==> flow/design.v <==
module Mips_Processor (
    input             clk,
    input             rst,
    output     [15:0] mem_addr,
    output            mem_wr,
    output     [15:0] mem_wdata,
    input      [15:0] mem_rdata,
    output reg        wb_we,
    output reg [3:0]  wb_rd,
    output reg [15:0] wb_data
);
    localparam OP_ADD  = 4'd0,  OP_ADDM = 4'd1,  OP_SUB = 4'd2,  OP_ADDI = 4'd3;
    localparam OP_MUL  = 4'd4,  OP_AND  = 4'd5,  OP_SHL = 4'd6,  OP_LW   = 4'd7;
    localparam OP_LWI  = 4'd8,  OP_SW   = 4'd9,  OP_SWI = 4'd10, OP_CLR  = 4'd11;
    localparam OP_LI   = 4'd12, OP_CMP  = 4'd13, OP_BNE = 4'd14, OP_J    = 4'd15;
    reg  [15:0] pc;
    reg         ifid_valid;
    reg  [15:0] ifid_instr, ifid_pcp2;
    reg         idex_valid;
    reg  [3:0]  idex_op, idex_r1, idex_r2;
    reg  [15:0] idex_v1, idex_v2, idex_imm;
    reg         exmem_valid;
    reg  [3:0]  exmem_op, exmem_rd;
    reg  [15:0] exmem_res, exmem_s;
    reg         exmem_phase;
    reg  [15:0] sr, hi, lo;
    reg  [15:0] rf [0:15];
    function writes_reg(input [3:0] op);
        writes_reg = (op == OP_ADD) || (op == OP_ADDM) || (op == OP_SUB) || (op == OP_ADDI) ||
                     (op == OP_AND) || (op == OP_SHL) || (op == OP_LW) || (op == OP_LWI) ||
                     (op == OP_CLR) || (op == OP_LI);
    endfunction
    function uses_ba(input [3:0] op);
        uses_ba = (op == OP_ADDM) || (op == OP_LW) || (op == OP_LWI) || (op == OP_SW) || (op == OP_SWI);
    endfunction
    function uses_mem(input [3:0] op);
        uses_mem = uses_ba(op);
    endfunction
    function is_load(input [3:0] op);
        is_load = (op == OP_ADDM) || (op == OP_LW) || (op == OP_LWI);
    endfunction
    function b_is_reg(input [3:0] op);
        b_is_reg = (op == OP_ADD) || (op == OP_SUB) || (op == OP_MUL) || (op == OP_AND) || (op == OP_CMP);
    endfunction
    function b_shifted(input [3:0] op);
        b_shifted = (op == OP_ADDM) || (op == OP_LW) || (op == OP_LI);
    endfunction
    function real_rd(input [3:0] r);
        real_rd = (r != 4'd0) && (r != 4'd9) && (r != 4'd12) && (r != 4'd13);
    endfunction
    wire mem_port   = exmem_valid && uses_mem(exmem_op);
    wire two_phase  = (exmem_op == OP_LWI) || (exmem_op == OP_SWI);
    wire stall_mem  = exmem_valid && two_phase && !exmem_phase;
    wire [15:0] data_addr = exmem_res;
    assign mem_addr  = mem_port ? data_addr : pc;
    assign mem_wr    = exmem_valid && ((exmem_op == OP_SW) || (exmem_op == OP_SWI && exmem_phase));
    assign mem_wdata = exmem_s;
    reg [15:0] mem_result;
    always @* begin
        case (exmem_op)
            OP_ADDM:       mem_result = exmem_s + mem_rdata;
            OP_LW, OP_LWI: mem_result = mem_rdata;
            default:       mem_result = exmem_res;
        endcase
    end
    wire mem_we       = exmem_valid && writes_reg(exmem_op) && !stall_mem;
    wire mem_fwd_ok   = exmem_valid && writes_reg(exmem_op) && !is_load(exmem_op) && real_rd(exmem_rd);
    wire wb_real      = wb_we && real_rd(wb_rd);
    function [15:0] fwd(input [3:0] r, input [15:0] v);
        if (mem_fwd_ok && exmem_rd == r)
            fwd = exmem_res;
        else if (wb_real && wb_rd == r)
            fwd = wb_data;
        else
            fwd = v;
    endfunction
    wire [15:0] f1 = fwd(idex_r1, idex_v1);
    wire [15:0] f2 = fwd(idex_r2, idex_v2);
    wire [15:0] ex_a = uses_ba(idex_op) ? f2 : f1;
    wire [15:0] ex_b = b_is_reg(idex_op) ? f2 : idex_imm;
    wire [16:0] ex_diff = {1'b0, ex_a} + {1'b0, ~ex_b} + 17'd1;
    wire        ex_eq   = (ex_a == ex_b);
    wire [31:0] ex_prod = ex_a * ex_b;
    wire [15:0] ex_shl  = (ex_b[15:4] != 12'd0) ? 16'd0 : (ex_a << ex_b[3:0]);
    reg [15:0] ex_res;
    always @* begin
        case (idex_op)
            OP_SUB:  ex_res = ex_diff[15:0];
            OP_AND:  ex_res = ex_a & ex_b;
            OP_SHL:  ex_res = ex_shl;
            OP_CLR:  ex_res = 16'd0;
            OP_LI:   ex_res = ex_b;
            default: ex_res = ex_a + ex_b;
        endcase
    end
    wire [15:0] ex_sr = {ex_eq, ex_diff[15], ex_diff[16],
                         (ex_a[15] != ex_b[15]) && (ex_diff[15] != ex_a[15]), 12'd0};
    wire [3:0]  id_op = ifid_instr[15:12];
    wire [3:0]  id_r1 = ifid_instr[11:8];
    wire [3:0]  id_r2 = uses_ba(id_op) ? 4'd10 : ifid_instr[7:4];
    wire [15:0] id_sx = {{8{ifid_instr[7]}}, ifid_instr[7:0]};
    wire [15:0] id_imm = b_shifted(id_op) ? {id_sx[14:0], 1'b0} : id_sx;
    function [15:0] rd_reg(input [3:0] r);
        if (r == 4'd0)
            rd_reg = 16'd0;
        else if (r == 4'd9)
            rd_reg = sr;
        else if (r == 4'd12)
            rd_reg = hi;
        else if (r == 4'd13)
            rd_reg = lo;
        else if (wb_real && wb_rd == r)
            rd_reg = wb_data;
        else
            rd_reg = rf[r];
    endfunction
    wire id_reads1 = ifid_valid && (id_op != OP_LI) && (id_op != OP_CLR) && (id_op != OP_BNE) &&
                     (id_op != OP_J) && (!uses_ba(id_op) || id_op == OP_ADDM || id_op == OP_SW || id_op == OP_SWI);
    wire id_reads2 = ifid_valid && (b_is_reg(id_op) || uses_ba(id_op));
    wire ex_load   = idex_valid && writes_reg(idex_op) && is_load(idex_op);
    wire load_use  = ex_load && ((id_reads1 && id_r1 == idex_r1) || (id_reads2 && id_r2 == idex_r1));
    function spec_hit(input [3:0] r);
        spec_hit = idex_valid && (((idex_op == OP_CMP) && r == 4'd9) ||
                                  ((idex_op == OP_MUL) && (r == 4'd12 || r == 4'd13)));
    endfunction
    wire spec_use  = (id_reads1 && spec_hit(id_r1)) || (id_reads2 && spec_hit(id_r2));
    wire stall_id  = load_use || spec_use;
    wire id_go     = ifid_valid && !stall_mem && !stall_id;
    wire ex_cmp    = idex_valid && (idex_op == OP_CMP);
    wire br_taken  = ifid_valid && (id_op == OP_BNE) && (ex_cmp ? !ex_eq : !sr[15]);
    wire redirect  = id_go && (br_taken || id_op == OP_J);
    wire [15:0] br_target = ifid_pcp2 + {id_sx[14:0], 1'b0};
    wire [15:0] j_target  = {ifid_pcp2[15:13], ifid_instr[11:0], 1'b0};
    wire fetch    = !mem_port;                  
    wire if_hold  = stall_mem || (ifid_valid && stall_id);
    wire [15:0] pcp2 = pc + 16'd2;
    integer i;
    always @(posedge clk) begin
        if (rst) begin
            pc <= 16'd0;
            ifid_valid <= 1'b0;
            idex_valid <= 1'b0;
            exmem_valid <= 1'b0;
            exmem_phase <= 1'b0;
            wb_we <= 1'b0;
            sr <= 16'd0;
            hi <= 16'd0;
            lo <= 16'd0;
            for (i = 0; i < 16; i = i + 1)
                rf[i] <= 16'd0;
        end else begin
            if (wb_real)
                rf[wb_rd] <= wb_data;
            wb_we   <= mem_we;
            wb_rd   <= exmem_rd;
            wb_data <= mem_result;
            if (stall_mem) begin
                exmem_phase <= 1'b1;
                exmem_res   <= mem_rdata;
                idex_v1     <= f1;
                idex_v2     <= f2;
            end else begin
                exmem_valid <= idex_valid && (idex_op != OP_BNE) && (idex_op != OP_J);
                exmem_op    <= idex_op;
                exmem_rd    <= idex_r1;
                exmem_res   <= ex_res;
                exmem_s     <= f1;
                exmem_phase <= 1'b0;
                if (idex_valid && idex_op == OP_CMP)
                    sr <= ex_sr;
                if (idex_valid && idex_op == OP_MUL) begin
                    hi <= ex_prod[31:16];
                    lo <= ex_prod[15:0];
                end
                idex_valid <= id_go;
                idex_op    <= id_op;
                idex_r1    <= id_r1;
                idex_r2    <= id_r2;
                idex_v1    <= rd_reg(id_r1);
                idex_v2    <= rd_reg(id_r2);
                idex_imm   <= id_imm;
            end
            if (redirect) begin
                pc <= (id_op == OP_J) ? j_target : br_target;
                ifid_valid <= 1'b0;
            end else if (!if_hold) begin
                if (fetch) begin
                    pc <= pcp2;
                    ifid_valid <= 1'b1;
                    ifid_instr <= mem_rdata;
                    ifid_pcp2  <= pcp2;
                end else begin
                    ifid_valid <= 1'b0;
                end
            end
        end
    end
endmodule
Subject: tool reports on Mips_Processor

Hi,

## From RTL to reports: Mips_Processor

Each step is given for the RTL above and for the edited RTL.
Lines under "unedited" count in the file above, lines under "edited" in the edited file.
"difference" is "edited" less "unedited", of the values as shown.
Library cell names are shortened.
A cell with -- has no value.

| inputs | value |
|---|---|
| design top | Mips_Processor |
| clock input | clk |
| library | sky130hd |
| corner | tt_025C_1v80 |

## Diff

The edit as a unified diff against the file above.
This change comes from a script, not from a designer. The edited design behaves differently; no optimisation was intended.

```diff
@@ -59,5 +59,5 @@
     always @* begin
         case (exmem_op)
-            OP_ADDM:       mem_result = exmem_s + mem_rdata;
+            OP_ADDM:       mem_result = exmem_s | mem_rdata;
             OP_LW, OP_LWI: mem_result = mem_rdata;
             default:       mem_result = exmem_res;
```

## Elaborated design

Source: Yosys, flattened and elaborated, memories not mapped. Widths are those after wreduce. Print and check cells do not count. Equal cells are merged and count once.
Memory sizes are those after Yosys's memory passes, which may raise the word count (mostly to a power of two), join words into wider ones and drop unused or constant bits.

Cells by class:

| what | unedited | edited | difference |
|---|---|---|---|
| bitwise operators | 7 | 8 | +1 |
| multiplexer cells | 40 | 40 | 0 |
| divide/modulo/power cells | 0 | 0 | 0 |
| order comparisons | 0 | 0 | 0 |
| shifts and indexed selects | 1 | 1 | 0 |
| eq/ne operators | 67 | 67 | 0 |
| $mul | 1 | 1 | 0 |
| reduce/logical cells | 128 | 128 | 0 |
| add/subtract/negate cells | 6 | 5 | -1 |

Operators with widths:

| operator | unedited | edited | difference |
|---|---|---|---|
| adder 16 bit | 3 | 2 | -1 |
| OR 16 bit | 0 | 1 | +1 |

Unchanged operator kinds not shown: 33.

Bit counts:

| what | unedited | edited | difference |
|---|---|---|---|
| input port bits | 18 | 18 | 0 |
| word-level cells | 275 | 275 | 0 |
| bits in latches | 0 | 0 | 0 |
| flip-flop bits (word level) | 202 | 202 | 0 |
| memory cells | 1 | 1 | 0 |
| RAM bits | 256 | 256 | 0 |
| output and inout port bits | 54 | 54 | 0 |
| memory bits (read-only) | 0 | 0 | 0 |

## Depth

Depth = most cells in a row (Yosys ltp): at word level without a register or memory, in the mapped netlist without a sequential cell, where the memories' decode and read muxes count.

Depth:

| what | unedited | edited | difference |
|---|---|---|---|
| depth in word-level cells | 25 | 25 | 0 |
| ABC_AREA | 0 | 0 | -- |
| depth in mapped cells | 37 | 35 | -2 |
| mapped depth without buffers | 31 | 31 | 0 |

## Synthesis result

Source: synth_stat.txt of the flow (Yosys; design flattened, memories mapped). It holds for the ABC_AREA given above (unset counts as 0); a run with the other value may have another netlist.

Cells by type:

| cell type | unedited | edited | difference |
|---|---|---|---|
| nor2_1 | 284 | 228 | -56 |
| nand3_1 | 92 | 47 | -45 |
| nor2b_1 | 53 | 85 | +32 |
| a211oi_1 | 87 | 113 | +26 |
| and2_1 | 202 | 226 | +24 |
| a31oi_1 | 43 | 67 | +24 |
| mux2i_1 | 82 | 59 | -23 |
| a221o_1 | 14 | 32 | +18 |
| xnor2_1 | 85 | 68 | -17 |
| ha_1 | 167 | 152 | -15 |
| nand4_1 | 32 | 18 | -14 |
| a22oi_1 | 17 | 3 | -14 |
| and3_1 | 25 | 12 | -13 |
| a21oi_1 | 170 | 181 | +11 |
| inv_1 | 280 | 290 | +10 |
| a311oi_1 | 27 | 17 | -10 |
| o221a_2 | 10 | 0 | -10 |
| buf_1 | 31 | 22 | -9 |

Unchanged cell types not shown: 11.
Not every row of either side is listed.

Synthesis totals:

| what | unedited | edited | difference |
|---|---|---|---|
| cells in the netlist | 3664 | 3559 | -105 |
| sequential part of the area (µm²) | 13262.7 | 13262.7 | 0.0 |
| mapped flip-flops | 462 | 462 | 0 |
| buffer cells | 241 | 237 | -4 |
| chip area (Yosys) (µm²) | 36456.2 | 35718.0 | -738.2 |

## Path before layout

Source: OpenSTA report_checks on the synthesized netlist (no wires, ideal clock, input and output delay 20% of the period each), path of least setup slack; recovery checks are left aside. Register names are those of the netlist, which keeps one name where synthesis merged equal registers.

Timing after synthesis:

| what | unedited | edited | difference |
|---|---|---|---|
| kind | register to register | register to register | -- |
| start point | register exmem_op[1] | register wb_rd[2] | -- |
| end point | register hi[15] | register hi[15] | -- |
| period (ns) | 11.0 | 11.0 | 0.0 |
| arrival (ns) | 8.620 | 8.290 | -0.330 |
| buffers on the path | 5 | 3 | -2 |
| required time (ns) | 10.857 | 10.877 | +0.020 |
| stages on the path | 33 | 31 | -2 |
| slack (ns) | 2.237 | 2.588 | +0.351 |
| path delay (ns) | 8.763 | 8.413 | -0.350 |
| launch time at the first pin (ns) | 0.000 | 0.000 | 0.000 |
| setup time (ns) | 0.143 | 0.123 | -0.020 |
| synthesis period reached (ns) | 8.763 | 8.412 | -0.351 |

"path delay" = arrival - input delay + setup time.
"stages on the path": output pins that drive a net of the path, with the launching flip-flop's if there is one; two outputs of one cell count as two.
"synthesis period reached" is the clock period less the worst setup slack; recovery checks do not enter. This is arithmetic on one report: input and output delays are still those of the set period (20% each).
The rows between start and end are the longest chain of elaborated cells between them; the timing report does not say that the signal goes this way. Where chains are equally long, one stands for them.
A line is the first line of the expression or statement that the cell stems from. Yosys adds cells for indexed reads and writes and turns some case tables into memories.

| on the way, after synthesis, unedited | value |
|---|---|
| cells stage by stage | edfxtp_1 > and4b_4 > nor3_4 > or4b_1 > buf_2 > buf_2 > buf_2 > buf_2 > or2_2 > a31oi_1 > clkbuf_1 > nor2_1 > fa_1 > inv_1 > fa_1 > fa_1 > inv_1 > fa_1 > fa_1 > inv_1 > fa_1 > inv_1 > ha_1 > a21o_1 > a21o_1 > a221oi_1 > a31oi_1 > a31o_2 > a31oi_1 > o211ai_1 > a32oi_1 > a221o_1 > a41oi_1 |
| cells in the longest elaborated chain | 17 |
| elaborated cells between the ends (all ways) | 38 |
| classes of those cells | 1 x mul; 10 x eq/ne; 4 x mux; 1 x logic; 22 x reduce/logical |

RTL lines, path after synthesis, unedited:

| what | RTL line | RTL |
|---|---|---|
| start, declared | 23 | `reg  [3:0]  exmem_op, exmem_rd;` |
| start, assigned | 164 | `exmem_op    <= idex_op;` |
| logical NOT 4 bit | 29 | `writes_reg = (op == OP_ADD) \|\| (op == OP_ADDM) \|\| (op == OP_SUB) \|\| (op == OP_ADDI) \|\|` |
| logical OR 1 bit x9 | 29 |  |
| logical AND 1 bit x3 | 67 | `wire mem_fwd_ok   = exmem_valid && writes_reg(exmem_op) && !is_load(exmem_op) && real_rd(exmem_rd);` |
| logical AND 1 bit | 70 | `if (mem_fwd_ok && exmem_rd == r)` |
| two-way mux 16 bit | 70 |  |
| two-way mux 16 bit | 79 | `wire [15:0] ex_a = uses_ba(idex_op) ? f2 : f1;` |
| multiplier 16 x 16 -> 32 bit | 83 | `wire [31:0] ex_prod = ex_a * ex_b;` |
| end, assigned | 147 | `hi <= 16'd0;` |
| end, assigned | 172 | `hi <= ex_prod[31:16];` |
| end, declared | 26 | `reg  [15:0] sr, hi, lo;` |

| on the way, after synthesis, edited | value |
|---|---|
| cells stage by stage | edfxtp_1 > buf_2 > xnor2_1 > nand4_1 > nor2_1 > buf_2 > mux2i_1 > a222oi_1 > clkbuf_1 > ha_1 > inv_1 > fa_1 > inv_1 > fa_1 > fa_1 > fa_1 > fa_1 > inv_1 > fa_1 > inv_1 > ha_1 > a21oi_1 > o21ai_0 > a221o_1 > a2111o_1 > o221ai_1 > o21ai_0 > a31oi_1 > o21ba_2 > nand2b_1 > a21oi_1 |
| cells in the longest elaborated chain | 10 |
| elaborated cells between the ends (all ways) | 19 |
| source lines of those cells | 7 |
| classes of those cells | 1 x mul; 5 x eq/ne; 6 x mux; 7 x reduce/logical |

RTL lines, path after synthesis, edited:

| what | RTL line | RTL |
|---|---|---|
| start, declared | 9 | `output reg [3:0]  wb_rd,` |
| start, assigned | 155 | `wb_rd   <= exmem_rd;` |
| nonzero test 4 bit | 49 | `real_rd = (r != 4'd0) && (r != 4'd9) && (r != 4'd12) && (r != 4'd13);` |
| logical AND 1 bit x3 | 49 |  |
| logical AND 1 bit | 68 | `wire wb_real      = wb_we && real_rd(wb_rd);` |
| logical AND 1 bit | 72 | `else if (wb_real && wb_rd == r)` |
| two-way mux 16 bit | 72 |  |
| two-way mux 16 bit | 70 | `if (mem_fwd_ok && exmem_rd == r)` |
| two-way mux 16 bit | 79 | `wire [15:0] ex_a = uses_ba(idex_op) ? f2 : f1;` |
| multiplier 16 x 16 -> 32 bit | 83 | `wire [31:0] ex_prod = ex_a * ex_b;` |
| end, assigned | 147 | `hi <= 16'd0;` |
| end, assigned | 172 | `hi <= ex_prod[31:16];` |
| end, declared | 26 | `reg  [15:0] sr, hi, lo;` |

## Worst path after layout

Path of least setup slack in the final report of each run of pair A (OpenROAD, finished layout, wires in). Where an end is a register, its clock arrival counts in the times.

Timing post-layout:

| what | unedited | edited | difference |
|---|---|---|---|
| kind | register to register | register to register | -- |
| start point | register exmem_op[0] | register wb_rd[2] | -- |
| end point | register hi[15] | register hi[15] | -- |
| arrival (ns) | 10.67 | 10.46 | -0.21 |
| period (ns) | 11.0 | 11.0 | 0.0 |
| launch time at the first pin (ns) | 0.61 | 0.62 | +0.01 |
| stages on the path | 31 | 30 | -1 |
| setup time (ns) | 0.17 | 0.07 | -0.10 |
| slack (ns) | 0.78 | 1.09 | +0.31 |
| required time (ns) | 11.45 | 11.55 | +0.10 |
| buffers on the path | 2 | 1 | -1 |

The rows between start and end are the longest chain of elaborated cells between them; the timing report does not say that the signal goes this way. Where chains are equally long, one stands for them.

| on the way, post-layout, unedited | value |
|---|---|
| cells stage by stage | edfxtp_1 > nor4b_2 > nor3_4 > buf_4 > or4b_1 > buf_4 > mux2_4 > o221ai_2 > inv_1 > ha_1 > inv_1 > fa_1 > inv_1 > fa_1 > fa_1 > fa_1 > fa_1 > inv_1 > fa_1 > inv_1 > ha_1 > nand2_1 > nor2_1 > a221oi_1 > a31oi_1 > a31o_2 > a31oi_1 > o211ai_1 > a32oi_1 > a221o_1 > a41oi_1 |
| cells in the longest elaborated chain | 17 |
| elaborated cells between the ends (all ways) | 38 |
| classes of those cells | 1 x mul; 10 x eq/ne; 4 x mux; 1 x logic; 22 x reduce/logical |

RTL lines, path post-layout, unedited:

| what | RTL line | RTL |
|---|---|---|
| start, declared | 23 | `reg  [3:0]  exmem_op, exmem_rd;` |
| start, assigned | 164 | `exmem_op    <= idex_op;` |
| logical NOT 4 bit | 29 | `writes_reg = (op == OP_ADD) \|\| (op == OP_ADDM) \|\| (op == OP_SUB) \|\| (op == OP_ADDI) \|\|` |
| logical OR 1 bit x9 | 29 |  |
| logical AND 1 bit x3 | 67 | `wire mem_fwd_ok   = exmem_valid && writes_reg(exmem_op) && !is_load(exmem_op) && real_rd(exmem_rd);` |
| logical AND 1 bit | 70 | `if (mem_fwd_ok && exmem_rd == r)` |
| two-way mux 16 bit | 70 |  |
| two-way mux 16 bit | 79 | `wire [15:0] ex_a = uses_ba(idex_op) ? f2 : f1;` |
| multiplier 16 x 16 -> 32 bit | 83 | `wire [31:0] ex_prod = ex_a * ex_b;` |
| end, assigned | 147 | `hi <= 16'd0;` |
| end, assigned | 172 | `hi <= ex_prod[31:16];` |
| end, declared | 26 | `reg  [15:0] sr, hi, lo;` |

| on the way, post-layout, edited | value |
|---|---|
| cells stage by stage | edfxtp_1 > or4_1 > o211ai_1 > nor2_2 > buf_4 > mux2_2 > a221oi_4 > clkinv_1 > ha_1 > fa_1 > inv_1 > fa_1 > fa_1 > fa_1 > inv_1 > fa_1 > inv_1 > fa_1 > inv_1 > ha_1 > nand2_1 > nor2_1 > nand4_1 > a211oi_1 > o221ai_1 > o21ai_0 > a31oi_1 > o21ba_2 > nand2b_1 > a21oi_1 |
| cells in the longest elaborated chain | 10 |
| elaborated cells between the ends (all ways) | 19 |
| source lines of those cells | 7 |
| classes of those cells | 1 x mul; 5 x eq/ne; 6 x mux; 7 x reduce/logical |

RTL lines, path post-layout, edited:

| what | RTL line | RTL |
|---|---|---|
| start, declared | 9 | `output reg [3:0]  wb_rd,` |
| start, assigned | 155 | `wb_rd   <= exmem_rd;` |
| nonzero test 4 bit | 49 | `real_rd = (r != 4'd0) && (r != 4'd9) && (r != 4'd12) && (r != 4'd13);` |
| logical AND 1 bit x3 | 49 |  |
| logical AND 1 bit | 68 | `wire wb_real      = wb_we && real_rd(wb_rd);` |
| logical AND 1 bit | 72 | `else if (wb_real && wb_rd == r)` |
| two-way mux 16 bit | 72 |  |
| two-way mux 16 bit | 70 | `if (mem_fwd_ok && exmem_rd == r)` |
| two-way mux 16 bit | 79 | `wire [15:0] ex_a = uses_ba(idex_op) ? f2 : f1;` |
| multiplier 16 x 16 -> 32 bit | 83 | `wire [31:0] ex_prod = ex_a * ex_b;` |
| end, assigned | 147 | `hi <= 16'd0;` |
| end, assigned | 172 | `hi <= ex_prod[31:16];` |
| end, declared | 26 | `reg  [15:0] sr, hi, lo;` |

## Measured runs

Runs of the flow (Yosys, OpenROAD) on both versions; the two runs of a pair have the same settings. The constraints put input and output delay at 20% of the set period each and load the outputs with 0.01 pF.

| settings, pair A | value |
|---|---|
| CORE_UTILIZATION | 40 |
| PLACE_DENSITY | 0.6 |
| period_ns | 11.0 |
| CAP_MARGIN | 20 |
| CORE_MARGIN | 2 |
| SLEW_MARGIN | 20 |

Results, pair A:

| what | unedited | edited | difference |
|---|---|---|---|
| period reached (ns) | 10.221 | 9.907 | -0.314 |
| standard-cell area after layout (µm²) | 40393.7 | 39776.9 | -616.8 |
| power (mW) | 14.007 | 12.403 | -1.604 |
| total die area (µm²) | 93571.8 | 91700.0 | -1871.8 |
| netlist area reported by Yosys (µm²) | 36456.2 | 35718.0 | -738.2 |
| lowest hold slack (ns) | 0.490 | 0.479 | -0.011 |
| utilization in the final report (%) | 44.8 | 45.0 | +0.2 |
| setup total negative slack (ns) | 0.000 | 0.000 | 0.000 |
| setup slack of the critical path (ns) | 0.779 | 1.093 | +0.314 |

| settings, pair B | value |
|---|---|
| CORE_ASPECT_RATIO | 1.04 |
| CORE_UTILIZATION | 70 |
| CTS_CLUSTER_DIAMETER | 342 |
| CTS_CLUSTER_SIZE | 24 |
| GPL_ROUTABILITY_DRIVEN | 1 |
| GPL_TIMING_DRIVEN | 1 |
| PLACE_DENSITY | 0.65 |
| SETUP_SLACK_MARGIN | 0.05 |
| SLEW_MARGIN | 25 |
| TNS_END_PERCENT | 100 |
| period_ns | 6.23 |
| CAP_MARGIN | 20 |
| CORE_MARGIN | 2 |

Results, pair B:

| what | unedited | edited | difference |
|---|---|---|---|
| period reached (ns) | 8.342 | 8.913 | +0.571 |
| standard-cell area after layout (µm²) | 43793.3 | 43156.4 | -636.9 |
| total die area (µm²) | 53922.4 | 52848.2 | -1074.2 |
| netlist area reported by Yosys (µm²) | 36456.2 | 35718.0 | -738.2 |
| lowest hold slack (ns) | 0.490 | 0.490 | 0.000 |
| utilization in the final report (%) | 84.9 | 85.5 | +0.6 |
| setup total negative slack (ns) | -38.565 | -55.008 | -16.443 |
| setup slack of the critical path (ns) | -2.112 | -2.683 | -0.571 |

"period reached" means the clock period less the worst setup slack. The figure is calculated, with input and output delays left at 20% of the set period.
By "power" is meant OpenSTA's value without simulated activity: inputs other than the clock are taken to toggle once in ten clock periods, and the tool carries that through the logic.

Regards
